==> flow/design.v <==
module LMFE ( clk, reset, Din, in_en, busy, out_valid, Dout, mem_cen, mem_wen, mem_addr, mem_d, mem_q);
input   clk;
input   reset;
input   in_en;
output  busy;
output  out_valid;
input   [7:0]  Din;
output  [7:0]  Dout;
output  mem_cen;
output  mem_wen;
output  [9:0]  mem_addr;
output  [7:0]  mem_d;
input   [7:0]  mem_q;
wire [7:0] med_d_w;
wire med_en_w;
wire med_del_w;
wire newline_w;
control MainCT( .clk(clk), .rst(reset), .data_in(Din), .in_en(in_en), .busy(busy), .med_data(med_d_w), .med_en(med_en_w), .med_del(med_del_w), .cen(mem_cen), .wen(mem_wen), .addr(mem_addr), .memd(mem_d), .memq(mem_q), .out_valid(out_valid), .newline(newline_w));
insert_sort med(.clk(clk), .rst(reset) , .data_valid(med_en_w) , .data_in(med_d_w), .data_out(Dout), .del_valid(med_del_w), .newline(newline_w)); 
endmodule
module insert_sort(clk,rst,data_valid,data_in,data_out,del_valid,newline); 
input clk,rst,data_valid,del_valid,newline;
input [7:0]data_in;
output [7:0] data_out;
reg [7:0] in_r;
reg [6:0] counter_r;
wire [6:0] counter_w;
reg [1:0] state_r,state_w;
reg [7:0] list_r [48:0];
reg [7:0] list_w [48:0];
wire [48:0] pos_w;
integer i,k; 
parameter S_idle=3'd0;
parameter S_load=3'd1;
parameter S_done=3'd2;
parameter S_dele=3'd3;
assign pos_w[0]=(in_r>list_r[0]);
assign pos_w[1]=(in_r>list_r[1]);
assign pos_w[2]=(in_r>list_r[2]);
assign pos_w[3]=(in_r>list_r[3]);
assign pos_w[4]=(in_r>list_r[4]);
assign pos_w[5]=(in_r>list_r[5]);
assign pos_w[6]=(in_r>list_r[6]);
assign pos_w[7]=(in_r>list_r[7]);
assign pos_w[8]=(in_r>list_r[8]);
assign pos_w[9]=(in_r>list_r[9]);
assign pos_w[10]=(in_r>list_r[10]);
assign pos_w[11]=(in_r>list_r[11]);
assign pos_w[12]=(in_r>list_r[12]);
assign pos_w[13]=(in_r>list_r[13]);
assign pos_w[14]=(in_r>list_r[14]);
assign pos_w[15]=(in_r>list_r[15]);
assign pos_w[16]=(in_r>list_r[16]);
assign pos_w[17]=(in_r>list_r[17]);
assign pos_w[18]=(in_r>list_r[18]);
assign pos_w[19]=(in_r>list_r[19]);
assign pos_w[20]=(in_r>list_r[20]);
assign pos_w[21]=(in_r>list_r[21]);
assign pos_w[22]=(in_r>list_r[22]);
assign pos_w[23]=(in_r>list_r[23]);
assign pos_w[24]=(in_r>list_r[24]);
assign pos_w[25]=(in_r>list_r[25]);
assign pos_w[26]=(in_r>list_r[26]);
assign pos_w[27]=(in_r>list_r[27]);
assign pos_w[28]=(in_r>list_r[28]);
assign pos_w[29]=(in_r>list_r[29]);
assign pos_w[30]=(in_r>list_r[30]);
assign pos_w[31]=(in_r>list_r[31]);
assign pos_w[32]=(in_r>list_r[32]);
assign pos_w[33]=(in_r>list_r[33]);
assign pos_w[34]=(in_r>list_r[34]);
assign pos_w[35]=(in_r>list_r[35]);
assign pos_w[36]=(in_r>list_r[36]);
assign pos_w[37]=(in_r>list_r[37]);
assign pos_w[38]=(in_r>list_r[38]);
assign pos_w[39]=(in_r>list_r[39]);
assign pos_w[40]=(in_r>list_r[40]);
assign pos_w[41]=(in_r>list_r[41]);
assign pos_w[42]=(in_r>list_r[42]);
assign pos_w[43]=(in_r>list_r[43]);
assign pos_w[44]=(in_r>list_r[44]);
assign pos_w[45]=(in_r>list_r[45]);
assign pos_w[46]=(in_r>list_r[46]);
assign pos_w[47]=(in_r>list_r[47]);
assign pos_w[48]=(in_r>list_r[48]);
assign counter_w=(state_r==S_load)?counter_r+7'b1:7'b0;
assign data_out=list_r[24];
always@(*)
begin
	case(state_r)
		S_idle:  
		begin
			list_w[0]=list_r[0];
			list_w[1]=list_r[1];
			list_w[2]=list_r[2];
			list_w[3]=list_r[3];
			list_w[4]=list_r[4];
			list_w[5]=list_r[5];
			list_w[6]=list_r[6];
			list_w[7]=list_r[7];
			list_w[8]=list_r[8];
			list_w[9]=list_r[9];
			list_w[10]=list_r[10];
			list_w[11]=list_r[11];
			list_w[12]=list_r[12];
			list_w[13]=list_r[13];
			list_w[14]=list_r[14];
			list_w[15]=list_r[15];
			list_w[16]=list_r[16];
			list_w[17]=list_r[17];
			list_w[18]=list_r[18];
			list_w[19]=list_r[19];
			list_w[20]=list_r[20];
			list_w[21]=list_r[21];
			list_w[22]=list_r[22];
			list_w[23]=list_r[23];
			list_w[24]=list_r[24];
			list_w[25]=list_r[25];
			list_w[26]=list_r[26];
			list_w[27]=list_r[27];
			list_w[28]=list_r[28];
			list_w[29]=list_r[29];
			list_w[30]=list_r[30];
			list_w[31]=list_r[31];
			list_w[32]=list_r[32];
			list_w[33]=list_r[33];
			list_w[34]=list_r[34];
			list_w[35]=list_r[35];
			list_w[36]=list_r[36];
			list_w[37]=list_r[37];
			list_w[38]=list_r[38];
			list_w[39]=list_r[39];
			list_w[40]=list_r[40];
			list_w[41]=list_r[41];
			list_w[42]=list_r[42];
			list_w[43]=list_r[43];	
			list_w[44]=list_r[44];
			list_w[45]=list_r[45];
			list_w[46]=list_r[46];
			list_w[47]=list_r[47];
			list_w[48]=list_r[48];		
		end
		S_load:
		begin
			list_w[0]=((state_r==S_load)&&(pos_w[0]==1'b1))?list_r[0]:in_r;
			list_w[1]=(pos_w[1]==1'b1)?list_r[1]:((pos_w[0]==1'b1)&&(pos_w[1]==1'b0))?in_r:list_r[0];
			list_w[2]=(pos_w[2]==1'b1)?list_r[2]:((pos_w[1]==1'b1)&&(pos_w[2]==1'b0))?in_r:list_r[1];
			list_w[3]=(pos_w[3]==1'b1)?list_r[3]:((pos_w[2]==1'b1)&&(pos_w[3]==1'b0))?in_r:list_r[2];
			list_w[4]=(pos_w[4]==1'b1)?list_r[4]:((pos_w[3]==1'b1)&&(pos_w[4]==1'b0))?in_r:list_r[3];
			list_w[5]=(pos_w[5]==1'b1)?list_r[5]:((pos_w[4]==1'b1)&&(pos_w[5]==1'b0))?in_r:list_r[4];
			list_w[6]=(pos_w[6]==1'b1)?list_r[6]:((pos_w[5]==1'b1)&&(pos_w[6]==1'b0))?in_r:list_r[5];
			list_w[7]=(pos_w[7]==1'b1)?list_r[7]:((pos_w[6]==1'b1)&&(pos_w[7]==1'b0))?in_r:list_r[6];
			list_w[8]=(pos_w[8]==1'b1)?list_r[8]:((pos_w[7]==1'b1)&&(pos_w[8]==1'b0))?in_r:list_r[7];
			list_w[9]=(pos_w[9]==1'b1)?list_r[9]:((pos_w[8]==1'b1)&&(pos_w[9]==1'b0))?in_r:list_r[8];
			list_w[10]=(pos_w[10]==1'b1)?list_r[10]:((pos_w[9]==1'b1)&&(pos_w[10]==1'b0))?in_r:list_r[9];
			list_w[11]=(pos_w[11]==1'b1)?list_r[11]:((pos_w[10]==1'b1)&&(pos_w[11]==1'b0))?in_r:list_r[10];
			list_w[12]=(pos_w[12]==1'b1)?list_r[12]:((pos_w[11]==1'b1)&&(pos_w[12]==1'b0))?in_r:list_r[11];
			list_w[13]=(pos_w[13]==1'b1)?list_r[13]:((pos_w[12]==1'b1)&&(pos_w[13]==1'b0))?in_r:list_r[12];
			list_w[14]=(pos_w[14]==1'b1)?list_r[14]:((pos_w[13]==1'b1)&&(pos_w[14]==1'b0))?in_r:list_r[13];
			list_w[15]=(pos_w[15]==1'b1)?list_r[15]:((pos_w[14]==1'b1)&&(pos_w[15]==1'b0))?in_r:list_r[14];
			list_w[16]=(pos_w[16]==1'b1)?list_r[16]:((pos_w[15]==1'b1)&&(pos_w[16]==1'b0))?in_r:list_r[15];
			list_w[17]=(pos_w[17]==1'b1)?list_r[17]:((pos_w[16]==1'b1)&&(pos_w[17]==1'b0))?in_r:list_r[16];
			list_w[18]=(pos_w[18]==1'b1)?list_r[18]:((pos_w[17]==1'b1)&&(pos_w[18]==1'b0))?in_r:list_r[17];
			list_w[19]=(pos_w[19]==1'b1)?list_r[19]:((pos_w[18]==1'b1)&&(pos_w[19]==1'b0))?in_r:list_r[18];
			list_w[20]=(pos_w[20]==1'b1)?list_r[20]:((pos_w[19]==1'b1)&&(pos_w[20]==1'b0))?in_r:list_r[19];
			list_w[21]=(pos_w[21]==1'b1)?list_r[21]:((pos_w[20]==1'b1)&&(pos_w[21]==1'b0))?in_r:list_r[20];
			list_w[22]=(pos_w[22]==1'b1)?list_r[22]:((pos_w[21]==1'b1)&&(pos_w[22]==1'b0))?in_r:list_r[21];
			list_w[23]=(pos_w[23]==1'b1)?list_r[23]:((pos_w[22]==1'b1)&&(pos_w[23]==1'b0))?in_r:list_r[22];
			list_w[24]=(pos_w[24]==1'b1)?list_r[24]:((pos_w[23]==1'b1)&&(pos_w[24]==1'b0))?in_r:list_r[23];
			list_w[25]=(pos_w[25]==1'b1)?list_r[25]:((pos_w[24]==1'b1)&&(pos_w[25]==1'b0))?in_r:list_r[24];
			list_w[26]=(pos_w[26]==1'b1)?list_r[26]:((pos_w[25]==1'b1)&&(pos_w[26]==1'b0))?in_r:list_r[25];
			list_w[27]=(pos_w[27]==1'b1)?list_r[27]:((pos_w[26]==1'b1)&&(pos_w[27]==1'b0))?in_r:list_r[26];
			list_w[28]=(pos_w[28]==1'b1)?list_r[28]:((pos_w[27]==1'b1)&&(pos_w[28]==1'b0))?in_r:list_r[27];
			list_w[29]=(pos_w[29]==1'b1)?list_r[29]:((pos_w[28]==1'b1)&&(pos_w[29]==1'b0))?in_r:list_r[28];
			list_w[30]=(pos_w[30]==1'b1)?list_r[30]:((pos_w[29]==1'b1)&&(pos_w[30]==1'b0))?in_r:list_r[29];
			list_w[31]=(pos_w[31]==1'b1)?list_r[31]:((pos_w[30]==1'b1)&&(pos_w[31]==1'b0))?in_r:list_r[30];	
			list_w[32]=(pos_w[32]==1'b1)?list_r[32]:((pos_w[31]==1'b1)&&(pos_w[32]==1'b0))?in_r:list_r[31];
			list_w[33]=(pos_w[33]==1'b1)?list_r[33]:((pos_w[32]==1'b1)&&(pos_w[33]==1'b0))?in_r:list_r[32];	
			list_w[34]=(pos_w[34]==1'b1)?list_r[34]:((pos_w[33]==1'b1)&&(pos_w[34]==1'b0))?in_r:list_r[33];
			list_w[35]=(pos_w[35]==1'b1)?list_r[35]:((pos_w[34]==1'b1)&&(pos_w[35]==1'b0))?in_r:list_r[34];	
			list_w[36]=(pos_w[36]==1'b1)?list_r[36]:((pos_w[35]==1'b1)&&(pos_w[36]==1'b0))?in_r:list_r[35];
			list_w[37]=(pos_w[37]==1'b1)?list_r[37]:((pos_w[36]==1'b1)&&(pos_w[37]==1'b0))?in_r:list_r[36];	
			list_w[38]=(pos_w[38]==1'b1)?list_r[38]:((pos_w[37]==1'b1)&&(pos_w[38]==1'b0))?in_r:list_r[37];
			list_w[39]=(pos_w[39]==1'b1)?list_r[39]:((pos_w[38]==1'b1)&&(pos_w[39]==1'b0))?in_r:list_r[38];	
			list_w[40]=(pos_w[40]==1'b1)?list_r[40]:((pos_w[39]==1'b1)&&(pos_w[40]==1'b0))?in_r:list_r[39];
			list_w[41]=(pos_w[41]==1'b1)?list_r[41]:((pos_w[40]==1'b1)&&(pos_w[41]==1'b0))?in_r:list_r[40];	
			list_w[42]=(pos_w[42]==1'b1)?list_r[42]:((pos_w[41]==1'b1)&&(pos_w[42]==1'b0))?in_r:list_r[41];
			list_w[43]=(pos_w[43]==1'b1)?list_r[43]:((pos_w[42]==1'b1)&&(pos_w[43]==1'b0))?in_r:list_r[42];	
			list_w[44]=(pos_w[44]==1'b1)?list_r[44]:((pos_w[43]==1'b1)&&(pos_w[44]==1'b0))?in_r:list_r[43];
			list_w[45]=(pos_w[45]==1'b1)?list_r[45]:((pos_w[44]==1'b1)&&(pos_w[45]==1'b0))?in_r:list_r[44];	
			list_w[46]=(pos_w[46]==1'b1)?list_r[46]:((pos_w[45]==1'b1)&&(pos_w[46]==1'b0))?in_r:list_r[45];
			list_w[47]=(pos_w[47]==1'b1)?list_r[47]:((pos_w[46]==1'b1)&&(pos_w[47]==1'b0))?in_r:list_r[46];				
			list_w[48]=(pos_w[48]==1'b1)?list_r[48]:((pos_w[47]==1'b1)&&(pos_w[48]==1'b0))?in_r:list_r[47];					
		end
		S_done:
		begin
			list_w[0]=list_r[0];
			list_w[1]=list_r[1];
			list_w[2]=list_r[2];
			list_w[3]=list_r[3];
			list_w[4]=list_r[4];
			list_w[5]=list_r[5];
			list_w[6]=list_r[6];
			list_w[7]=list_r[7];
			list_w[8]=list_r[8];
			list_w[9]=list_r[9];
			list_w[10]=list_r[10];
			list_w[11]=list_r[11];
			list_w[12]=list_r[12];
			list_w[13]=list_r[13];
			list_w[14]=list_r[14];
			list_w[15]=list_r[15];
			list_w[16]=list_r[16];
			list_w[17]=list_r[17];
			list_w[18]=list_r[18];
			list_w[19]=list_r[19];
			list_w[20]=list_r[20];
			list_w[21]=list_r[21];
			list_w[22]=list_r[22];
			list_w[23]=list_r[23];
			list_w[24]=list_r[24];
			list_w[25]=list_r[25];
			list_w[26]=list_r[26];
			list_w[27]=list_r[27];
			list_w[28]=list_r[28];
			list_w[29]=list_r[29];
			list_w[30]=list_r[30];
			list_w[31]=list_r[31];
			list_w[32]=list_r[32];
			list_w[33]=list_r[33];
			list_w[34]=list_r[34];
			list_w[35]=list_r[35];
			list_w[36]=list_r[36];
			list_w[37]=list_r[37];
			list_w[38]=list_r[38];
			list_w[39]=list_r[39];
			list_w[40]=list_r[40];
			list_w[41]=list_r[41];
			list_w[42]=list_r[42];
			list_w[43]=list_r[43];	
			list_w[44]=list_r[44];
			list_w[45]=list_r[45];
			list_w[46]=list_r[46];
			list_w[47]=list_r[47];
			list_w[48]=list_r[48];					
		end
		S_dele:
		begin
			list_w[0]=(pos_w[0]==1'b1)?list_r[0]:list_r[1];
			list_w[1]=(pos_w[1]==1'b1)?list_r[1]:list_r[2];
			list_w[2]=(pos_w[2]==1'b1)?list_r[2]:list_r[3];
			list_w[3]=(pos_w[3]==1'b1)?list_r[3]:list_r[4];
			list_w[4]=(pos_w[4]==1'b1)?list_r[4]:list_r[5];
			list_w[5]=(pos_w[5]==1'b1)?list_r[5]:list_r[6];
			list_w[6]=(pos_w[6]==1'b1)?list_r[6]:list_r[7];
			list_w[7]=(pos_w[7]==1'b1)?list_r[7]:list_r[8];
			list_w[8]=(pos_w[8]==1'b1)?list_r[8]:list_r[9];
			list_w[9]=(pos_w[9]==1'b1)?list_r[9]:list_r[10];
			list_w[10]=(pos_w[10]==1'b1)?list_r[10]:list_r[11];
			list_w[11]=(pos_w[11]==1'b1)?list_r[11]:list_r[12];
			list_w[12]=(pos_w[12]==1'b1)?list_r[12]:list_r[13];
			list_w[13]=(pos_w[13]==1'b1)?list_r[13]:list_r[14];
			list_w[14]=(pos_w[14]==1'b1)?list_r[14]:list_r[15];
			list_w[15]=(pos_w[15]==1'b1)?list_r[15]:list_r[16];
			list_w[16]=(pos_w[16]==1'b1)?list_r[16]:list_r[17];
			list_w[17]=(pos_w[17]==1'b1)?list_r[17]:list_r[18];
			list_w[18]=(pos_w[18]==1'b1)?list_r[18]:list_r[19];
			list_w[19]=(pos_w[19]==1'b1)?list_r[19]:list_r[20];
			list_w[20]=(pos_w[20]==1'b1)?list_r[20]:list_r[21];
			list_w[21]=(pos_w[21]==1'b1)?list_r[21]:list_r[22];
			list_w[22]=(pos_w[22]==1'b1)?list_r[22]:list_r[23];
			list_w[23]=(pos_w[23]==1'b1)?list_r[23]:list_r[24];
			list_w[24]=(pos_w[24]==1'b1)?list_r[24]:list_r[25];
			list_w[25]=(pos_w[25]==1'b1)?list_r[25]:list_r[26];
			list_w[26]=(pos_w[26]==1'b1)?list_r[26]:list_r[27];
			list_w[27]=(pos_w[27]==1'b1)?list_r[27]:list_r[28];
			list_w[28]=(pos_w[28]==1'b1)?list_r[28]:list_r[29];
			list_w[29]=(pos_w[29]==1'b1)?list_r[29]:list_r[30];
			list_w[30]=(pos_w[30]==1'b1)?list_r[30]:list_r[31];
			list_w[31]=(pos_w[31]==1'b1)?list_r[31]:list_r[32];
			list_w[32]=(pos_w[32]==1'b1)?list_r[32]:list_r[33];
			list_w[33]=(pos_w[33]==1'b1)?list_r[33]:list_r[34];
			list_w[34]=(pos_w[34]==1'b1)?list_r[34]:list_r[35];
			list_w[35]=(pos_w[35]==1'b1)?list_r[35]:list_r[36];
			list_w[36]=(pos_w[36]==1'b1)?list_r[36]:list_r[37];
			list_w[37]=(pos_w[37]==1'b1)?list_r[37]:list_r[38];
			list_w[38]=(pos_w[38]==1'b1)?list_r[38]:list_r[39];
			list_w[39]=(pos_w[39]==1'b1)?list_r[39]:list_r[40];
			list_w[40]=(pos_w[40]==1'b1)?list_r[40]:list_r[41];
			list_w[41]=(pos_w[41]==1'b1)?list_r[41]:list_r[42];
			list_w[42]=(pos_w[42]==1'b1)?list_r[42]:list_r[43];
			list_w[43]=(pos_w[43]==1'b1)?list_r[43]:list_r[44];
			list_w[44]=(pos_w[44]==1'b1)?list_r[44]:list_r[45];
			list_w[45]=(pos_w[45]==1'b1)?list_r[45]:list_r[46];
			list_w[46]=(pos_w[46]==1'b1)?list_r[46]:list_r[47];
			list_w[47]=(pos_w[47]==1'b1)?list_r[47]:list_r[48];
			list_w[48]=(pos_w[48]==1'b1)?list_r[48]:8'd255;			
		end	
		default:
		begin
			list_w[0]=list_r[0];
			list_w[1]=list_r[1];
			list_w[2]=list_r[2];
			list_w[3]=list_r[3];
			list_w[4]=list_r[4];
			list_w[5]=list_r[5];
			list_w[6]=list_r[6];
			list_w[7]=list_r[7];
			list_w[8]=list_r[8];
			list_w[9]=list_r[9];
			list_w[10]=list_r[10];
			list_w[11]=list_r[11];
			list_w[12]=list_r[12];
			list_w[13]=list_r[13];
			list_w[14]=list_r[14];
			list_w[15]=list_r[15];
			list_w[16]=list_r[16];
			list_w[17]=list_r[17];
			list_w[18]=list_r[18];
			list_w[19]=list_r[19];
			list_w[20]=list_r[20];
			list_w[21]=list_r[21];
			list_w[22]=list_r[22];
			list_w[23]=list_r[23];
			list_w[24]=list_r[24];
			list_w[25]=list_r[25];
			list_w[26]=list_r[26];
			list_w[27]=list_r[27];
			list_w[28]=list_r[28];
			list_w[29]=list_r[29];
			list_w[30]=list_r[30];
			list_w[31]=list_r[31];
			list_w[32]=list_r[32];
			list_w[33]=list_r[33];
			list_w[34]=list_r[34];
			list_w[35]=list_r[35];
			list_w[36]=list_r[36];
			list_w[37]=list_r[37];
			list_w[38]=list_r[38];
			list_w[39]=list_r[39];
			list_w[40]=list_r[40];
			list_w[41]=list_r[41];
			list_w[42]=list_r[42];
			list_w[43]=list_r[43];	
			list_w[44]=list_r[44];
			list_w[45]=list_r[45];
			list_w[46]=list_r[46];
			list_w[47]=list_r[47];
			list_w[48]=list_r[48];
		end
	endcase		
end
always@(*)
begin
	case(state_r)
		S_idle: begin if(data_valid) state_w=S_load; else if(del_valid) state_w=S_dele; else state_w=S_idle; end
		S_load: begin if(data_valid) state_w=S_load; else state_w=S_done; end
		S_dele: begin if(del_valid) state_w=S_dele; else state_w=S_done; end
		S_done: begin if(del_valid) state_w=S_dele; else if(data_valid) state_w=S_load; else state_w=S_idle; end
		default: state_w=state_r;
	endcase
end
always@(posedge clk or posedge rst)
begin
	if(rst)
	begin
		in_r<=7'b0;
		counter_r<=7'b0;
        state_r<=2'b0;	
		list_r[0]<=8'd0;
		list_r[1]<=8'd0;		
		list_r[2]<=8'd0;		
		list_r[3]<=8'd0;		
		list_r[4]<=8'd0;		
		list_r[5]<=8'd0;		
		list_r[6]<=8'd0;		
		list_r[7]<=8'd0;		
		list_r[8]<=8'd0;		
		list_r[9]<=8'd0;		
		list_r[10]<=8'd0;		
		list_r[11]<=8'd0;		
		list_r[12]<=8'd0;		
		list_r[13]<=8'd0;		
		list_r[14]<=8'd0;		
		list_r[15]<=8'd0;		
		list_r[16]<=8'd0;		
		list_r[17]<=8'd0;		
		list_r[18]<=8'd0;		
		list_r[19]<=8'd0;		
		list_r[20]<=8'd0;		
		list_r[21]<=8'd255;		
		list_r[22]<=8'd255;		
		list_r[23]<=8'd255;		
		list_r[24]<=8'd255;		
		list_r[25]<=8'd255;		
		list_r[26]<=8'd255;		
		list_r[27]<=8'd255;		
		list_r[28]<=8'd255;		
		list_r[29]<=8'd255;		
		list_r[30]<=8'd255;		
		list_r[31]<=8'd255;		
		list_r[32]<=8'd255;		
		list_r[33]<=8'd255;		
		list_r[34]<=8'd255;		
		list_r[35]<=8'd255;		
		list_r[36]<=8'd255;		
		list_r[37]<=8'd255;		
		list_r[38]<=8'd255;		
		list_r[39]<=8'd255;		
		list_r[40]<=8'd255;		
		list_r[41]<=8'd255;		
		list_r[42]<=8'd255;		
		list_r[43]<=8'd255;		
		list_r[44]<=8'd255;		
		list_r[45]<=8'd255;		
		list_r[46]<=8'd255;		
		list_r[47]<=8'd255;		
		list_r[48]<=8'd255;		
	end
	else if(newline)
	begin
		in_r<=7'b0;
		counter_r<=7'b0;
        state_r<=2'b0;	
		list_r[0]<=8'd0;
		list_r[1]<=8'd0;		
		list_r[2]<=8'd0;		
		list_r[3]<=8'd0;		
		list_r[4]<=8'd0;		
		list_r[5]<=8'd0;		
		list_r[6]<=8'd0;		
		list_r[7]<=8'd0;		
		list_r[8]<=8'd0;		
		list_r[9]<=8'd0;		
		list_r[10]<=8'd0;		
		list_r[11]<=8'd0;		
		list_r[12]<=8'd0;		
		list_r[13]<=8'd0;		
		list_r[14]<=8'd0;		
		list_r[15]<=8'd0;		
		list_r[16]<=8'd0;		
		list_r[17]<=8'd0;		
		list_r[18]<=8'd0;		
		list_r[19]<=8'd0;		
		list_r[20]<=8'd0;		
		list_r[21]<=8'd255;		
		list_r[22]<=8'd255;		
		list_r[23]<=8'd255;		
		list_r[24]<=8'd255;		
		list_r[25]<=8'd255;		
		list_r[26]<=8'd255;		
		list_r[27]<=8'd255;		
		list_r[28]<=8'd255;		
		list_r[29]<=8'd255;		
		list_r[30]<=8'd255;		
		list_r[31]<=8'd255;		
		list_r[32]<=8'd255;		
		list_r[33]<=8'd255;		
		list_r[34]<=8'd255;		
		list_r[35]<=8'd255;		
		list_r[36]<=8'd255;		
		list_r[37]<=8'd255;		
		list_r[38]<=8'd255;		
		list_r[39]<=8'd255;		
		list_r[40]<=8'd255;		
		list_r[41]<=8'd255;		
		list_r[42]<=8'd255;		
		list_r[43]<=8'd255;		
		list_r[44]<=8'd255;		
		list_r[45]<=8'd255;		
		list_r[46]<=8'd255;		
		list_r[47]<=8'd255;		
		list_r[48]<=8'd255;		
	end	
	else
	begin	
		in_r<=data_in;
		counter_r<=counter_w;
        state_r<=state_w;	
		list_r[0]<=list_w[0];
		list_r[1]<=list_w[1];		
		list_r[2]<=list_w[2];		
		list_r[3]<=list_w[3];		
		list_r[4]<=list_w[4];		
		list_r[5]<=list_w[5];		
		list_r[6]<=list_w[6];		
		list_r[7]<=list_w[7];		
		list_r[8]<=list_w[8];		
		list_r[9]<=list_w[9];		
		list_r[10]<=list_w[10];
		list_r[11]<=list_w[11];
		list_r[12]<=list_w[12];
		list_r[13]<=list_w[13];
		list_r[14]<=list_w[14];
		list_r[15]<=list_w[15];
		list_r[16]<=list_w[16];
		list_r[17]<=list_w[17];
		list_r[18]<=list_w[18];
		list_r[19]<=list_w[19];
		list_r[20]<=list_w[20];
		list_r[21]<=list_w[21];
		list_r[22]<=list_w[22];
		list_r[23]<=list_w[23];
		list_r[24]<=list_w[24];
		list_r[25]<=list_w[25];
		list_r[26]<=list_w[26];
		list_r[27]<=list_w[27];
		list_r[28]<=list_w[28];
		list_r[29]<=list_w[29];
		list_r[30]<=list_w[30];
		list_r[31]<=list_w[31];
		list_r[32]<=list_w[32];
		list_r[33]<=list_w[33];
		list_r[34]<=list_w[34];
		list_r[35]<=list_w[35];
		list_r[36]<=list_w[36];
		list_r[37]<=list_w[37];
		list_r[38]<=list_w[38];
		list_r[39]<=list_w[39];
		list_r[40]<=list_w[40];
		list_r[41]<=list_w[41];
		list_r[42]<=list_w[42];
		list_r[43]<=list_w[43];
		list_r[44]<=list_w[44];
		list_r[45]<=list_w[45];
		list_r[46]<=list_w[46];
		list_r[47]<=list_w[47];
		list_r[48]<=list_w[48];	
	end
end
endmodule
module control ( clk, rst, data_in, in_en, busy, med_data, med_en, med_del, cen, wen, addr, memd, memq, out_valid, newline);
input   clk;
input   rst;
input   in_en;
input   [7:0] data_in;
input   [7:0] memq;
output  [7:0] memd;
output  cen;
output  wen;
output  busy;
output  med_en;
output  med_del;
output  newline;
output  out_valid;
output  [7:0] med_data;
output  [9:0] addr;
parameter S_init=3'd0;
parameter S_prep=3'd1;
parameter S_getw=3'd2;
parameter S_work=3'd3;
parameter S_endl=3'd4;
reg [2:0] state_r,state_w;
reg [6:0] counter_row_r;
wire [6:0] counter_row_w;
reg [6:0] counter_col_r;
wire [6:0] counter_col_w;
reg [6:0] countwin_row_r;
wire [6:0] countwin_row_w;
reg [6:0] countwin_col_r;
wire [6:0] countwin_col_w;
reg wen_r;
reg wen_w;
reg cen_r;
reg cen_w;
reg [9:0] addr_r;
reg [9:0] addr_w;
reg [7:0] work_counter;
reg [5:0] getw_counter;
wire [5:0] getw_counter_w;
reg busy_r;
reg busy_w;
reg out_v_r;
reg out_v_w;
reg med_en_r,med_en_w;
reg med_del_r,med_del_w;
reg [7:0] med_data_r,med_data_w;
integer k;
reg [7:0] data_r;
wire [7:0] data_w;
reg readfin;
wire readfin_w;
wire [6:0] mask_row;
wire [2:0] addr_shift_0;
wire [2:0] addr_shift_1;
wire [2:0] addr_shift_2;
wire [2:0] addr_shift_3;
wire [2:0] addr_shift_4;
wire [2:0] addr_shift_5;
wire [2:0] addr_shift_6;
wire [2:0] addr_shift_7;
assign busy=busy_r;
assign wen=wen_r;
assign cen=cen_r;
assign memd=data_r;
assign med_data=med_data_r;
assign med_del=med_del_r;
assign med_en=med_en_r;
assign counter_col_w=(in_en)?counter_col_r+7'b1:counter_col_r;
assign counter_row_w=(in_en&&counter_col_r==7'd127)?counter_row_r+7'b1:counter_row_r;
assign countwin_col_w=(out_valid)?countwin_col_r+7'b1:countwin_col_r;
assign countwin_row_w=(countwin_col_w==7'd0 && out_valid)?countwin_row_r+7'b1:countwin_row_r;
assign mask_row=(countwin_row_w==7'd0)?7'b000_0_111:(countwin_row_w==7'd1)?7'b000_0_011:(countwin_row_w==7'd2)?7'b000_0_001:(countwin_row_w==7'd125)?7'b100_0_000:(countwin_row_w==7'd126)?7'b110_0_000:(countwin_row_w==7'd127)?7'b111_0_000:7'b0;
assign addr_shift_0=(countwin_row_w[2:0]==3'd5)?(countwin_row_w[5:3]+3'd1):(countwin_row_w[2:0]==3'd6)?(countwin_row_w[5:3]+3'd1):(countwin_row_w[2:0]==3'd7)?(countwin_row_w[5:3]+3'd1):countwin_row_w[5:3];
assign addr_shift_1=(countwin_row_w[2:0]==3'd6)?(countwin_row_w[5:3]+3'd1):(countwin_row_w[2:0]==3'd7)?(countwin_row_w[5:3]+3'd1):countwin_row_w[5:3];
assign addr_shift_2=(countwin_row_w[2:0]==3'd7)?(countwin_row_w[5:3]+3'd1):countwin_row_w[5:3];
assign addr_shift_3=countwin_row_w[5:3];
assign addr_shift_4=countwin_row_w[5:3];
assign addr_shift_5=(countwin_row_w[2:0]==3'd0)?(countwin_row_w[5:3]-3'd1):countwin_row_w[5:3];	
assign addr_shift_6=(countwin_row_w[2:0]==3'd1)?(countwin_row_w[5:3]-3'd1):(countwin_row_w[2:0]==3'd0)?(countwin_row_w[5:3]-3'd1):countwin_row_w[5:3];
assign addr_shift_7=(countwin_row_w[2:0]==3'd2)?(countwin_row_w[5:3]-3'd1):(countwin_row_w[2:0]==3'd1)?(countwin_row_w[5:3]-3'd1):(countwin_row_w[2:0]==3'd0)?(countwin_row_w[5:3]-3'd1):countwin_row_w[5:3];
assign out_valid=(work_counter==8'd34)?1'b1:(getw_counter==5'd19)?1'b1:1'b0;
assign newline=(state_r==S_endl)?1'b1:1'b0;
assign data_w=(in_en)?data_in:data_r;
assign getw_counter_w=(state_r==S_getw)?(getw_counter<19)?getw_counter+5'd1:5'd0:5'd0;
assign readfin_w=(counter_col_r==7'd127 && counter_row_r ==7'd127)?1'b1:readfin;
assign addr=addr_r;
always@(*)
begin
	case(state_r)
	S_endl:
	begin
		busy_w=1'b1;
		cen_w=1'b0;
		wen_w=(readfin==1'b0)?1'b0:1'b1;
		addr_w=(readfin==1'b0)?{counter_row_r[2:0],7'b0}:{countwin_row_r[2:0],countwin_col_r};
		med_en_w=1'd0;
		med_del_w=1'd0;
		med_data_w=8'd255;
	end
	S_prep:
	begin
		busy_w=1'b0;
		cen_w=1'b0;	
		wen_w=1'b0;	
		addr_w={counter_row_r[2:0],counter_col_r};
		med_en_w=1'd0;
		med_del_w=1'd0;
		med_data_w=8'd255;
	end
	S_init:
	begin
		busy_w=1'b0;
		cen_w=1'b0;
		wen_w=1'b0;	
		addr_w=10'd0;
		med_en_w=1'd0;
		med_del_w=1'd0;
		med_data_w=8'd255;		
	end
	S_getw:
	begin
		busy_w=1'b1;		
		cen_w=1'b0;
		wen_w=1'b1;	
		case(getw_counter)
			5'd0: begin addr_w={(countwin_row_r[2:0]-3'd3),countwin_col_r-7'd4}; end
			5'd1: begin addr_w={(countwin_row_r[2:0]-3'd2),countwin_col_r-7'd4}; end
			5'd2: begin addr_w={(countwin_row_r[2:0]-3'd1),countwin_col_r-7'd4}; end		
			5'd3: begin addr_w={(countwin_row_r[2:0]),countwin_col_r-7'd4}; end
			5'd4: begin addr_w={(countwin_row_r[2:0]+3'd1),countwin_col_r-7'd4}; end
			5'd5: begin addr_w={(countwin_row_r[2:0]+3'd2),countwin_col_r-7'd4}; end	
			5'd6: begin addr_w={(countwin_row_r[2:0]+3'd3),countwin_col_r-7'd4}; end
			5'd8: begin addr_w={(countwin_row_r[2:0]-3'd3),countwin_col_r+7'd3}; end
			5'd9: begin addr_w={(countwin_row_r[2:0]-3'd2),countwin_col_r+7'd3}; end
			5'd10: begin addr_w={(countwin_row_r[2:0]-3'd1),countwin_col_r+7'd3}; end
			5'd11: begin addr_w={(countwin_row_r[2:0]),countwin_col_r+7'd3}; end
			5'd12: begin addr_w={(countwin_row_r[2:0]+3'd1),countwin_col_r+7'd3}; end
			5'd13: begin addr_w={(countwin_row_r[2:0]+3'd2),countwin_col_r+7'd3}; end
			5'd14: begin addr_w={(countwin_row_r[2:0]+3'd3),countwin_col_r+7'd3}; end
			default: begin addr_w=addr_r; end
		endcase
		case(getw_counter)	
			5'd1: begin med_data_w=(mask_row[0])?8'd0:(countwin_col_r>3)?memq:8'd0; med_en_w=1'd0; med_del_w=1'd1; end
			5'd2: begin med_data_w=(mask_row[1])?8'd0:(countwin_col_r>3)?memq:8'd0; med_en_w=1'd0; med_del_w=1'd1; end
			5'd3: begin med_data_w=(mask_row[2])?8'd0:(countwin_col_r>3)?memq:8'd0; med_en_w=1'd0; med_del_w=1'd1; end	
			5'd4: begin med_data_w=(mask_row[3])?8'd0:(countwin_col_r>3)?memq:8'd0; med_en_w=1'd0; med_del_w=1'd1; end
			5'd5: begin med_data_w=(mask_row[4])?8'd0:(countwin_col_r>3)?memq:8'd0; med_en_w=1'd0; med_del_w=1'd1; end
			5'd6: begin med_data_w=(mask_row[5])?8'd0:(countwin_col_r>3)?memq:8'd0; med_en_w=1'd0; med_del_w=1'd1; end
			5'd7: begin med_data_w=(mask_row[6])?8'd0:(countwin_col_r>3)?memq:8'd0; med_en_w=1'd0; med_del_w=1'd1; end
			5'd9: begin med_data_w=(mask_row[0])?8'd0:(countwin_col_r<=124)?memq:8'd0; med_en_w=1'd1; med_del_w=1'd0; end
			5'd10: begin med_data_w=(mask_row[1])?8'd0:(countwin_col_r<=124)?memq:8'd0; med_en_w=1'd1; med_del_w=1'd0; end
			5'd11: begin med_data_w=(mask_row[2])?8'd0:(countwin_col_r<=124)?memq:8'd0; med_en_w=1'd1; med_del_w=1'd0; end
			5'd12: begin med_data_w=(mask_row[3])?8'd0:(countwin_col_r<=124)?memq:8'd0; med_en_w=1'd1; med_del_w=1'd0; end
			5'd13: begin med_data_w=(mask_row[4])?8'd0:(countwin_col_r<=124)?memq:8'd0; med_en_w=1'd1; med_del_w=1'd0; end
			5'd14: begin med_data_w=(mask_row[5])?8'd0:(countwin_col_r<=124)?memq:8'd0; med_en_w=1'd1; med_del_w=1'd0; end
			5'd15: begin med_data_w=(mask_row[6])?8'd0:(countwin_col_r<=124)?memq:8'd0; med_en_w=1'd1; med_del_w=1'd0; end	
			default: begin med_data_w=8'd255; med_en_w=1'd0; med_del_w=1'd0; end
		endcase
	end
	S_work:
	begin	
		busy_w=1'b1;	
		cen_w=1'b0;
		wen_w=1'b1;
		med_del_w=1'b0;	
		case(work_counter)
			8'd0: begin addr_w={(countwin_row_r[2:0]-3'd3),countwin_col_r}; end
			8'd1: begin addr_w={(countwin_row_r[2:0]-3'd2),countwin_col_r}; end
			8'd2: begin addr_w={(countwin_row_r[2:0]-3'd1),countwin_col_r}; end		
			8'd3: begin addr_w={(countwin_row_r[2:0]),countwin_col_r}; end
			8'd4: begin addr_w={(countwin_row_r[2:0]+3'd1),countwin_col_r}; end
			8'd5: begin addr_w={(countwin_row_r[2:0]+3'd2),countwin_col_r}; end	
			8'd6: begin addr_w={(countwin_row_r[2:0]+3'd3),countwin_col_r}; end
			8'd8: begin addr_w={(countwin_row_r[2:0]-3'd3),countwin_col_r+7'd1}; end
			8'd9: begin addr_w={(countwin_row_r[2:0]-3'd2),countwin_col_r+7'd1}; end
			8'd10: begin addr_w={(countwin_row_r[2:0]-3'd1),countwin_col_r+7'd1}; end
			8'd11: begin addr_w={(countwin_row_r[2:0]),countwin_col_r+7'd1}; end
			8'd12: begin addr_w={(countwin_row_r[2:0]+3'd1),countwin_col_r+7'd1}; end
			8'd13: begin addr_w={(countwin_row_r[2:0]+3'd2),countwin_col_r+7'd1}; end
			8'd14: begin addr_w={(countwin_row_r[2:0]+3'd3),countwin_col_r+7'd1}; end
			8'd16: begin addr_w={(countwin_row_r[2:0]-3'd3),countwin_col_r+7'd2}; end
			8'd17: begin addr_w={(countwin_row_r[2:0]-3'd2),countwin_col_r+7'd2}; end
			8'd18: begin addr_w={(countwin_row_r[2:0]-3'd1),countwin_col_r+7'd2}; end
			8'd19: begin addr_w={(countwin_row_r[2:0]),countwin_col_r+7'd2}; end
			8'd20: begin addr_w={(countwin_row_r[2:0]+3'd1),countwin_col_r+7'd2}; end
			8'd21: begin addr_w={(countwin_row_r[2:0]+3'd2),countwin_col_r+7'd2}; end
			8'd22: begin addr_w={(countwin_row_r[2:0]+3'd3),countwin_col_r+7'd2}; end	
			8'd24: begin addr_w={(countwin_row_r[2:0]-3'd3),countwin_col_r+7'd3}; end
			8'd25: begin addr_w={(countwin_row_r[2:0]-3'd2),countwin_col_r+7'd3}; end
			8'd26: begin addr_w={(countwin_row_r[2:0]-3'd1),countwin_col_r+7'd3}; end
			8'd27: begin addr_w={(countwin_row_r[2:0]),countwin_col_r+7'd3}; end
			8'd28: begin addr_w={(countwin_row_r[2:0]+3'd1),countwin_col_r+7'd3}; end
			8'd29: begin addr_w={(countwin_row_r[2:0]+3'd2),countwin_col_r+7'd3}; end
			8'd30: begin addr_w={(countwin_row_r[2:0]+3'd3),countwin_col_r+7'd3}; end
			default: begin addr_w=addr_r; end
		endcase
		case(work_counter)	
			8'd1: begin med_data_w=(mask_row[0])?8'd0:memq; med_en_w=1'd1; end
			8'd2: begin med_data_w=(mask_row[1])?8'd0:memq; med_en_w=1'd1; end
			8'd3: begin med_data_w=(mask_row[2])?8'd0:memq; med_en_w=1'd1; end	
			8'd4: begin med_data_w=(mask_row[3])?8'd0:memq; med_en_w=1'd1; end
			8'd5: begin med_data_w=(mask_row[4])?8'd0:memq; med_en_w=1'd1; end
			8'd6: begin med_data_w=(mask_row[5])?8'd0:memq; med_en_w=1'd1; end
			8'd7: begin med_data_w=(mask_row[6])?8'd0:memq; med_en_w=1'd1; end
			8'd9: begin med_data_w=(mask_row[0])?8'd0:memq; med_en_w=1'd1; end
			8'd10: begin med_data_w=(mask_row[1])?8'd0:memq; med_en_w=1'd1; end
			8'd11: begin med_data_w=(mask_row[2])?8'd0:memq; med_en_w=1'd1; end
			8'd12: begin med_data_w=(mask_row[3])?8'd0:memq; med_en_w=1'd1; end
			8'd13: begin med_data_w=(mask_row[4])?8'd0:memq; med_en_w=1'd1; end
			8'd14: begin med_data_w=(mask_row[5])?8'd0:memq; med_en_w=1'd1; end
			8'd15: begin med_data_w=(mask_row[6])?8'd0:memq; med_en_w=1'd1; end	
			8'd17: begin med_data_w=(mask_row[0])?8'd0:memq; med_en_w=1'd1; end
			8'd18: begin med_data_w=(mask_row[1])?8'd0:memq; med_en_w=1'd1; end
			8'd19: begin med_data_w=(mask_row[2])?8'd0:memq; med_en_w=1'd1; end
			8'd20: begin med_data_w=(mask_row[3])?8'd0:memq; med_en_w=1'd1; end
			8'd21: begin med_data_w=(mask_row[4])?8'd0:memq; med_en_w=1'd1; end
			8'd22: begin med_data_w=(mask_row[5])?8'd0:memq; med_en_w=1'd1; end
			8'd23: begin med_data_w=(mask_row[6])?8'd0:memq; med_en_w=1'd1; end	
			8'd25: begin med_data_w=(mask_row[0])?8'd0:memq; med_en_w=1'd1; end
			8'd26: begin med_data_w=(mask_row[1])?8'd0:memq; med_en_w=1'd1; end
			8'd27: begin med_data_w=(mask_row[2])?8'd0:memq; med_en_w=1'd1; end
			8'd28: begin med_data_w=(mask_row[3])?8'd0:memq; med_en_w=1'd1; end
			8'd29: begin med_data_w=(mask_row[4])?8'd0:memq; med_en_w=1'd1; end
			8'd30: begin med_data_w=(mask_row[5])?8'd0:memq; med_en_w=1'd1; end
			8'd31: begin med_data_w=(mask_row[6])?8'd0:memq; med_en_w=1'd1; end
			default: begin med_data_w=8'd255; med_en_w=1'd0; end
		endcase	
	end
	default:
	begin
		busy_w=1'b0;
		cen_w=1'b1;
		wen_w=1'b0;
		addr_w=10'd0;
		med_en_w=1'd0;
		med_del_w=1'd0;
		med_data_w=8'd255;					
	end
	endcase
end
always@(*)
begin
	case(state_r)
		S_init: begin if(in_en) state_w=S_prep; else state_w=S_init; end
		S_prep: begin if(counter_col_r==7'd127 && counter_row_r>7'd3) state_w=S_work; else state_w=S_prep;end
		S_getw: 
		begin 
			if(countwin_col_r==7'd127 && countwin_row_r<7'd127 && getw_counter==5'd19) state_w=S_endl; 
			else if(countwin_col_r==7'd127 && countwin_row_r==7'd127 && getw_counter==5'd19) state_w=S_init; 
			else state_w=S_getw; 
		end
		S_work: begin if(work_counter==8'd33) state_w=S_getw; else state_w=S_work; end
		S_endl: begin if(readfin==1'b0)state_w=S_prep; else state_w=S_work; end
		default:state_w=state_r;
	endcase
end
always@(posedge clk or posedge rst)
begin
	if(rst)
	begin
		readfin<=1'b0;
		state_r<=S_init;
		addr_r<=10'd0;
		out_v_r<=1'b0;
		cen_r<=8'd0;
		wen_r<=8'd0;
		med_en_r<=1'b0;
		med_del_r<=1'b0;
		med_data_r<=8'd0;
		work_counter<=8'd0;
		getw_counter<=5'd0;
		busy_r<=1'b0;
		data_r<=8'd0;
		counter_col_r<=7'b0;
		counter_row_r<=7'b0;
		countwin_col_r<=7'b0;
		countwin_row_r<=7'b0;		
	end
	else
	begin
		readfin<=readfin_w;	
		state_r<=state_w;
		addr_r<=addr_w;
		out_v_r<=1'b0;
		med_data_r<=med_data_w;
		cen_r<=cen_w;
		wen_r<=wen_w;
		med_en_r<=med_en_w;		
		med_del_r<=med_del_w;		
		work_counter<=(state_r==S_work && !in_en)?work_counter+8'd1:8'd0;	
		getw_counter<=getw_counter_w;
		busy_r<=busy_w;
		data_r<=data_w;
		counter_col_r<=counter_col_w;
		counter_row_r<=counter_row_w;		
		countwin_col_r<=countwin_col_w;
		countwin_row_r<=countwin_row_w;	
	end
end
endmodule
; ---- From RTL to reports: LMFE
; Tool output for the design above before and after an edit, in the order of the flow.
; Lines under "orig" count in the file above, lines under "edited" in the edited file.
; "diff" is "edited" less "orig", of the values as shown; "rel_change_pct" is that difference over "orig", in percent.
; Library cell names are shortened.
; The mark - stands for no value.
[design]
top = LMFE
clk_port = clk
library = sky130hd
pvt_corner = tt_025C_1v80

; ---- Diff
; The edit as a unified diff against the file above.
; The edit is scripted: it alters the design's behaviour and was not made to optimise anything.
; begin of diff
@@ -40,5 +40,5 @@
 assign pos_w[3]=(in_r>list_r[3]);
 assign pos_w[4]=(in_r>list_r[4]);
-assign pos_w[5]=(in_r>list_r[5]);
+assign pos_w[5]=(in_r<=list_r[5]);
 assign pos_w[6]=(in_r>list_r[6]);
 assign pos_w[7]=(in_r>list_r[7]);
; end of diff

; ---- Elaborated design
; Yosys after proc, flatten, opt, wreduce and memory -nomap, before mapping. Print and check cells are not counted.
[bits]
columns = item, orig, edited, diff, rel_change_pct
row1 = reg_bits, 479, 479, 0, 0.00
row2 = wordCells, 793, 793, 0, 0.00
row3 = output_inout_bits, 30, 30, 0, 0.00
[classes]
columns = item, orig, edited, diff, rel_change_pct
row1 = n_logic, 48, 48, 0, 0.00
row2 = cmp, 54, 54, 0, 0.00
row3 = n_mux, 313, 313, 0, 0.00
row4 = eq_ne, 166, 166, 0, 0.00
row5 = addsub, 15, 15, 0, 0.00
row6 = reduce_logical, 130, 130, 0, 0.00
[op_table]
columns = op, orig, edited, diff, rel_change_pct
row1 = 8-bit greater-than comparator, 49, 48, -1, -2.04
row2 = 8-bit less-or-equal comparator, 0, 1, 1, -
row3 = 8-bit two-way mux, 220, 220, 0, 0.00
row4 = 3-bit inequality test (second input constant), 98, 98, 0, 0.00
row5 = 1-bit logical AND, 58, 58, 0, 0.00
row6 = 8-bit case mux with 2-bit select, 50, 50, 0, 0.00
row7 = 3-bit AND reduction, 49, 49, 0, 0.00
row8 = 1-bit inverter, 48, 48, 0, 0.00
row9 = 8-bit by 5-bit equality test with 1-bit output (second input constant), 16, 16, 0, 0.00
row10 = 1-bit two-way mux, 14, 14, 0, 0.00
row11 = 6-bit by 4-bit equality test with 1-bit output (second input constant), 8, 8, 0, 0.00
row12 = 8-bit by 4-bit equality test with 1-bit output (second input constant), 8, 8, 0, 0.00
row13 = 2-bit two-way mux, 8, 8, 0, 0.00
row14 = 7-bit two-way mux, 8, 8, 0, 0.00
row15 = 7-bit equality test (second input constant), 7, 7, 0, 0.00
row16 = 4-bit OR reduction, 7, 7, 0, 0.00
row17 = 7-bit by 1-bit adder with 7-bit output (second input constant), 4, 4, 0, 0.00
row18 = 6-bit by 3-bit equality test with 1-bit output (second input constant), 4, 4, 0, 0.00
row19 = 8-bit by 3-bit equality test with 1-bit output (second input constant), 4, 4, 0, 0.00
row20 = 3-bit by 2-bit adder with 3-bit output (second input constant), 2, 2, 0, 0.00
row21 = 7-bit by 2-bit adder with 7-bit output (second input constant), 2, 2, 0, 0.00
row22 = 2-bit equality test (second input constant), 2, 2, 0, 0.00
row23 = 3-bit by 2-bit equality test with 1-bit output (second input constant), 2, 2, 0, 0.00
row24 = 6-bit by 2-bit equality test with 1-bit output (second input constant), 2, 2, 0, 0.00
row25 = 8-bit by 2-bit equality test with 1-bit output (second input constant), 2, 2, 0, 0.00
row26 = 8-bit by 6-bit equality test with 1-bit output (second input constant), 2, 2, 0, 0.00
row27 = 7-bit by 2-bit greater-than comparator with 1-bit output (second input constant), 2, 2, 0, 0.00
row28 = 7-bit zero test, 2, 2, 0, 0.00
; Not every row of either side is listed.

; ---- Logic depth
; Depth = most cells in a row (Yosys ltp): at word level without a register or memory, in the mapped netlist without a sequential cell, where the memories' decode and read muxes count.
[depth]
columns = item, orig, edited, diff, rel_change_pct
row1 = word_depth, 17, 17, 0, 0.00
row2 = abc_area, 0, 0, -, -
row3 = depth_mapped, 15, 15, 0, 0.00
row4 = depth_no_buf, 11, 11, 0, 0.00

; ---- Netlist
; Yosys stat after the flow's synthesis: flattened, memories mapped to cells. It holds for the ABC_AREA given above (unset counts as 0); a run with the other value may have another netlist.
[by_type]
columns = type, orig, edited, diff, rel_change_pct
row1 = o21ai_0, 382, 425, 43, 11.26
row2 = nand3_1, 280, 314, 34, 12.14
row3 = o22a_1, 187, 213, 26, 13.90
row4 = mux2_2, 51, 28, -23, -45.10
row5 = mux2i_1, 307, 285, -22, -7.17
row6 = nand2_1, 412, 428, 16, 3.88
row7 = o21a_1, 139, 124, -15, -10.79
row8 = a22o_1, 44, 29, -15, -34.09
row9 = o211ai_1, 18, 5, -13, -72.22
row10 = nand2b_1, 35, 24, -11, -31.43
row11 = inv_1, 407, 399, -8, -1.97
row12 = a32o_1, 108, 115, 7, 6.48
row13 = nor3_1, 31, 38, 7, 22.58
row14 = a31o_2, 7, 14, 7, 100.00
row15 = a21oi_1, 151, 145, -6, -3.97
row16 = nor2b_1, 70, 76, 6, 8.57
row17 = nand4_1, 39, 33, -6, -15.38
row18 = o22ai_1, 13, 7, -6, -46.15
; Not every row of either side is listed.
[synth_totals]
columns = item, orig, edited, diff, rel_change_pct
row1 = mapped_cells, 4313, 4324, 11, 0.26
row2 = yosys_area_um2, 37945.1, 37752.5, -192.6, -0.51
row3 = seqArea_um2, 12369.4, 12369.4, 0.0, 0.00
row4 = flip_flops, 483, 483, 0, 0.00
; The figures by module come from a second, unflattened synthesis with its own total; it is not the netlist above.
[hier_totals]
columns = item, orig, edited, diff, rel_change_pct
row1 = hier_cells, 4814, 4239, -575, -11.94
row2 = area_unflattened_um2, 41113.2, 36344.9, -4768.3, -11.60
; Rows give one instance, submodules left out.
[modules_orig]
columns = mod, instances, n_cells, mod_area_um2
row1 = insert_sort, 1, 4199, 35745.5
row2 = control, 1, 615, 5367.6
row3 = LMFE, 1, 0, 0.0
[modules_edited]
columns = mod, instances, n_cells, mod_area_um2
row1 = insert_sort, 1, 3624, 30977.2
row2 = control, 1, 615, 5367.6
row3 = LMFE, 1, 0, 0.0

; ---- Timing after synthesis
; Source: OpenSTA report_checks on the synthesized netlist (no wires, ideal clock, input and output delay 20% of the period each), path of least setup slack; recovery checks are left aside. Register names are those of the netlist, which keeps one name where synthesis merged equal registers.
[synth_timing]
columns = item, orig, edited, diff, rel_change_pct
row1 = path_type, reg2reg, reg2reg, -, -
row2 = start, reg med.in_r[0], reg med.in_r[0], -, -
row3 = end, reg med.list_r[7][0], reg med.list_r[6][2], -, -
row4 = setup_ns, 0.122, 0.121, -0.001, -
row5 = delay_ns, 4.138, 4.164, 0.026, 0.63
row6 = path_buffers, 2, 2, 0, 0.00
row7 = path_slack_ns, 1.863, 1.836, -0.027, -
row8 = t_arrival_ns, 4.016, 4.043, 0.027, 0.67
row9 = path_stages, 14, 14, 0, 0.00
row10 = clock_period_ns, 6.0, 6.0, 0.0, 0.00
row11 = synth_period_reached_ns, 4.137, 4.164, 0.027, 0.65
; "delay_ns" = arrival - input delay + setup time.
; "path_stages": output pins that drive a net of the path, with the launching flip-flop's if there is one; two outputs of one cell count as two.
; "synth_period_reached_ns" is the clock period less the worst setup slack; recovery checks do not enter. This is arithmetic on one report: input and output delays are still those of the set period (20% each).
; Between the ends stands the longest chain of elaborated cells between them, by number of cells; it is not shown to be the way that was timed. Of several equally long chains one is given.
; A line is the first line of the expression or statement that the cell stems from. Yosys adds cells for indexed reads and writes and turns some case tables into memories.
; At most two assigning lines are given for a register; there are more.
[synth_via_orig]
path_cell_list = dfrtp_1 -> clkbuf_1 -> inv_1 -> clkbuf_1 -> ha_1 -> nor2b_1 -> o21a_1 -> o21a_1 -> o21ai_0 -> nand3b_1 -> a21oi_1 -> mux2i_1 -> nand2_1 -> a32o_1
elab_chain_cells = 7
cells_between = 12
[synth_lines_orig]
columns = item, line_no
row1 = "start, declared", 25  ; reg [7:0] in_r;
row2 = "start, assigned", 367  ; in_r<=7'b0;
row3 = "start, assigned", 477  ; in_r<=data_in;
row4 = 8-bit greater-than comparator, 44  ; assign pos_w[7]=(in_r>list_r[7]);
row5 = 1-bit inverter, 152  ; list_w[7]=(pos_w[7]==1'b1)?list_r[7]:((pos_w[6]==1'b1)&&(pos_w[7]==1'b0))?in_r:list_r[6];
row6 = 1-bit logical AND, 152
row7 = 8-bit two-way mux (2 in a row), 152
row8 = 8-bit case mux with 2-bit select, 90  ; case(state_r)
row9 = 8-bit two-way mux, 420  ; else if(newline)
row10 = "end, assigned", 432  ; list_r[7]<=8'd0;
row11 = "end, assigned", 487  ; list_r[7]<=list_w[7];
row12 = "end, declared", 29  ; reg [7:0] list_r [48:0];
[synth_via_edited]
path_cell_list = dfrtp_1 -> clkbuf_1 -> inv_1 -> clkbuf_1 -> ha_1 -> nor2b_1 -> o21a_1 -> o21a_1 -> o21ai_0 -> nand3b_1 -> a22oi_1 -> mux2i_1 -> mux2i_1 -> a22o_1
elab_chain_cells = 7
cells_between = 12
[synth_lines_edited]
columns = item, line_no
row1 = "start, declared", 25  ; reg [7:0] in_r;
row2 = "start, assigned", 367  ; in_r<=7'b0;
row3 = "start, assigned", 477  ; in_r<=data_in;
row4 = 8-bit greater-than comparator, 43  ; assign pos_w[6]=(in_r>list_r[6]);
row5 = 1-bit inverter, 151  ; list_w[6]=(pos_w[6]==1'b1)?list_r[6]:((pos_w[5]==1'b1)&&(pos_w[6]==1'b0))?in_r:list_r[5];
row6 = 1-bit logical AND, 151
row7 = 8-bit two-way mux (2 in a row), 151
row8 = 8-bit case mux with 2-bit select, 90  ; case(state_r)
row9 = 8-bit two-way mux, 420  ; else if(newline)
row10 = "end, assigned", 431  ; list_r[6]<=8'd0;
row11 = "end, assigned", 486  ; list_r[6]<=list_w[6];
row12 = "end, declared", 29  ; reg [7:0] list_r [48:0];

; ---- Path in the finished layout
; Path of least setup slack in the final report of the runs of set A (OpenROAD, finished layout, wires in). Where an end is a register, its clock arrival counts in the times.
[layout_timing]
columns = item, orig, edited, diff, rel_change_pct
row1 = path_type, reg2reg, reg2reg, -, -
row2 = start, reg MainCT.countwin_col_r[0], reg MainCT.countwin_col_r[2], -, -
row3 = end, reg MainCT.med_data_r[2], reg MainCT.med_data_r[4], -, -
row4 = path_buffers, 1, 0, -1, -100.00
row5 = setup_ns, 0.11, 0.14, 0.03, -
row6 = t_arrival_ns, 4.25, 4.23, -0.02, -0.47
row7 = clock_period_ns, 4.21, 4.21, 0.00, 0.00
row8 = path_slack_ns, 0.49, 0.50, 0.01, -
row9 = path_stages, 12, 11, -1, -8.33
; Between the ends stands the longest chain of elaborated cells between them, by number of cells; it is not shown to be the way that was timed. Of several equally long chains one is given.
[layout_via_orig]
path_cell_list = dfrtp_1 -> inv_1 -> ha_1 -> nor4_2 -> o2111ai_2 -> buf_4 -> o31a_1 -> a211oi_4 -> a21oi_1 -> a2111oi_2 -> o211ai_2 -> o21a_1
elab_chain_cells = 15
cells_between = 45
[layout_lines_orig]
columns = item, line_no
row1 = "start, declared", 560  ; reg [6:0] countwin_col_r;
row2 = "start, assigned", 807  ; countwin_col_r<=7'b0;
row3 = "start, assigned", 827  ; countwin_col_r<=countwin_col_w;
row4 = 7-bit by 1-bit adder with 7-bit output, 601  ; assign countwin_col_w=(out_valid)?countwin_col_r+7'b1:countwin_col_r;
row5 = 7-bit two-way mux, 601
row6 = 7-bit zero test, 602  ; assign countwin_row_w=(countwin_col_w==7'd0 && out_valid)?countwin_row_r+7'b1:countwin_row_r;
row7 = 1-bit logical AND, 602
row8 = 7-bit two-way mux, 602
row9 = 7-bit equality test, 603  ; assign mask_row=(countwin_row_w==7'd0)?7'b000_0_111:(countwin_row_w==7'd1)?7'b000_0_011:(countwin_row_w==7'd2) ...
row10 = 7-bit two-way mux (6 in a row), 603
row11 = 8-bit two-way mux, 735  ; 8'd7: begin med_data_w=(mask_row[6])?8'd0:memq; med_en_w=1'd1; end
row12 = 8-bit case mux with 7-bit select, 728  ; case(work_counter)
row13 = 8-bit case mux with 2-bit select, 620  ; case(state_r)
row14 = "end, assigned", 800  ; med_data_r<=8'd0;
row15 = "end, assigned", 816  ; med_data_r<=med_data_w;
row16 = "end, declared", 577  ; reg [7:0] med_data_r,med_data_w;
[layout_via_edited]
path_cell_list = dfrtp_1 -> ha_1 -> xnor2_1 -> a31oi_2 -> nor4b_4 -> nand2_4 -> or4_4 -> a31oi_4 -> a31oi_1 -> nor4_4 -> a21oi_1
elab_chain_cells = 15
cells_between = 45
[layout_lines_edited]
columns = item, line_no
row1 = "start, declared", 560  ; reg [6:0] countwin_col_r;
row2 = "start, assigned", 807  ; countwin_col_r<=7'b0;
row3 = "start, assigned", 827  ; countwin_col_r<=countwin_col_w;
row4 = 7-bit by 1-bit adder with 7-bit output, 601  ; assign countwin_col_w=(out_valid)?countwin_col_r+7'b1:countwin_col_r;
row5 = 7-bit two-way mux, 601
row6 = 7-bit zero test, 602  ; assign countwin_row_w=(countwin_col_w==7'd0 && out_valid)?countwin_row_r+7'b1:countwin_row_r;
row7 = 1-bit logical AND, 602
row8 = 7-bit two-way mux, 602
row9 = 7-bit equality test, 603  ; assign mask_row=(countwin_row_w==7'd0)?7'b000_0_111:(countwin_row_w==7'd1)?7'b000_0_011:(countwin_row_w==7'd2) ...
row10 = 7-bit two-way mux (6 in a row), 603
row11 = 8-bit two-way mux, 735  ; 8'd7: begin med_data_w=(mask_row[6])?8'd0:memq; med_en_w=1'd1; end
row12 = 8-bit case mux with 7-bit select, 728  ; case(work_counter)
row13 = 8-bit case mux with 2-bit select, 620  ; case(state_r)
row14 = "end, assigned", 800  ; med_data_r<=8'd0;
row15 = "end, assigned", 816  ; med_data_r<=med_data_w;
row16 = "end, declared", 577  ; reg [7:0] med_data_r,med_data_w;

; ---- Layout results
; Both versions went through the flow (Yosys, OpenROAD) with the same settings in each pair. Constraints: input delay and output delay 20% of the set period each, output load 0.01 pF.
[settings_set_A]
CORE_UTILIZATION = 40
period_ns = 4.21
CAP_MARGIN = 20
CORE_MARGIN = 2
SLEW_MARGIN = 20
[measured_set_A]
columns = item, orig, edited, diff, rel_change_pct
row1 = finalCellArea_um2, 42426.9, 42505.8, 78.9, 0.19
row2 = ys_area_um2, 37945.1, 37752.5, -192.6, -0.51
row3 = worst_setup_slack_ns, 0.492, 0.498, 0.006, -
row4 = die_area_um2, 97344.0, 96854.8, -489.2, -0.50
row5 = utilization_pct, 45.3, 45.5, 0.2, -
row6 = fin_tns_ns, 0.000, 0.000, 0.000, -
row7 = worst_hold_slack_ns, 0.428, 0.427, -0.001, -
row8 = period_less_ws_ns, 3.718, 3.712, -0.006, -0.16
[settings_set_B]
CELL_PAD_IN_SITES_DETAIL_PLACEMENT = 2
CORE_MARGIN = 7
CORE_UTILIZATION = 24
CTS_CLUSTER_DIAMETER = 326
PLACE_DENSITY_LB_ADDON = 0.26
SETUP_SLACK_MARGIN = 2.07
period_ns = 7.5
CAP_MARGIN = 20
SLEW_MARGIN = 20
[measured_set_B]
columns = item, orig, edited, diff, rel_change_pct
row1 = finalCellArea_um2, 42833.6, 42738.5, -95.1, -0.22
row2 = ys_area_um2, 37945.1, 37752.5, -192.6, -0.51
row3 = worst_setup_slack_ns, 2.997, 2.908, -0.089, -
row4 = die_area_um2, 169435.0, 168605.0, -830.0, -0.49
row5 = utilization_pct, 27.4, 27.4, 0.0, -
row6 = fin_tns_ns, 0.000, 0.000, 0.000, -
row7 = worst_hold_slack_ns, 0.465, 0.433, -0.032, -
row8 = period_less_ws_ns, 4.503, 4.592, 0.089, 1.98
; By "period_less_ws_ns" is meant the clock period of the run minus its worst setup slack. This is arithmetic on one report: input and output delays are still those of the set period (20% each).
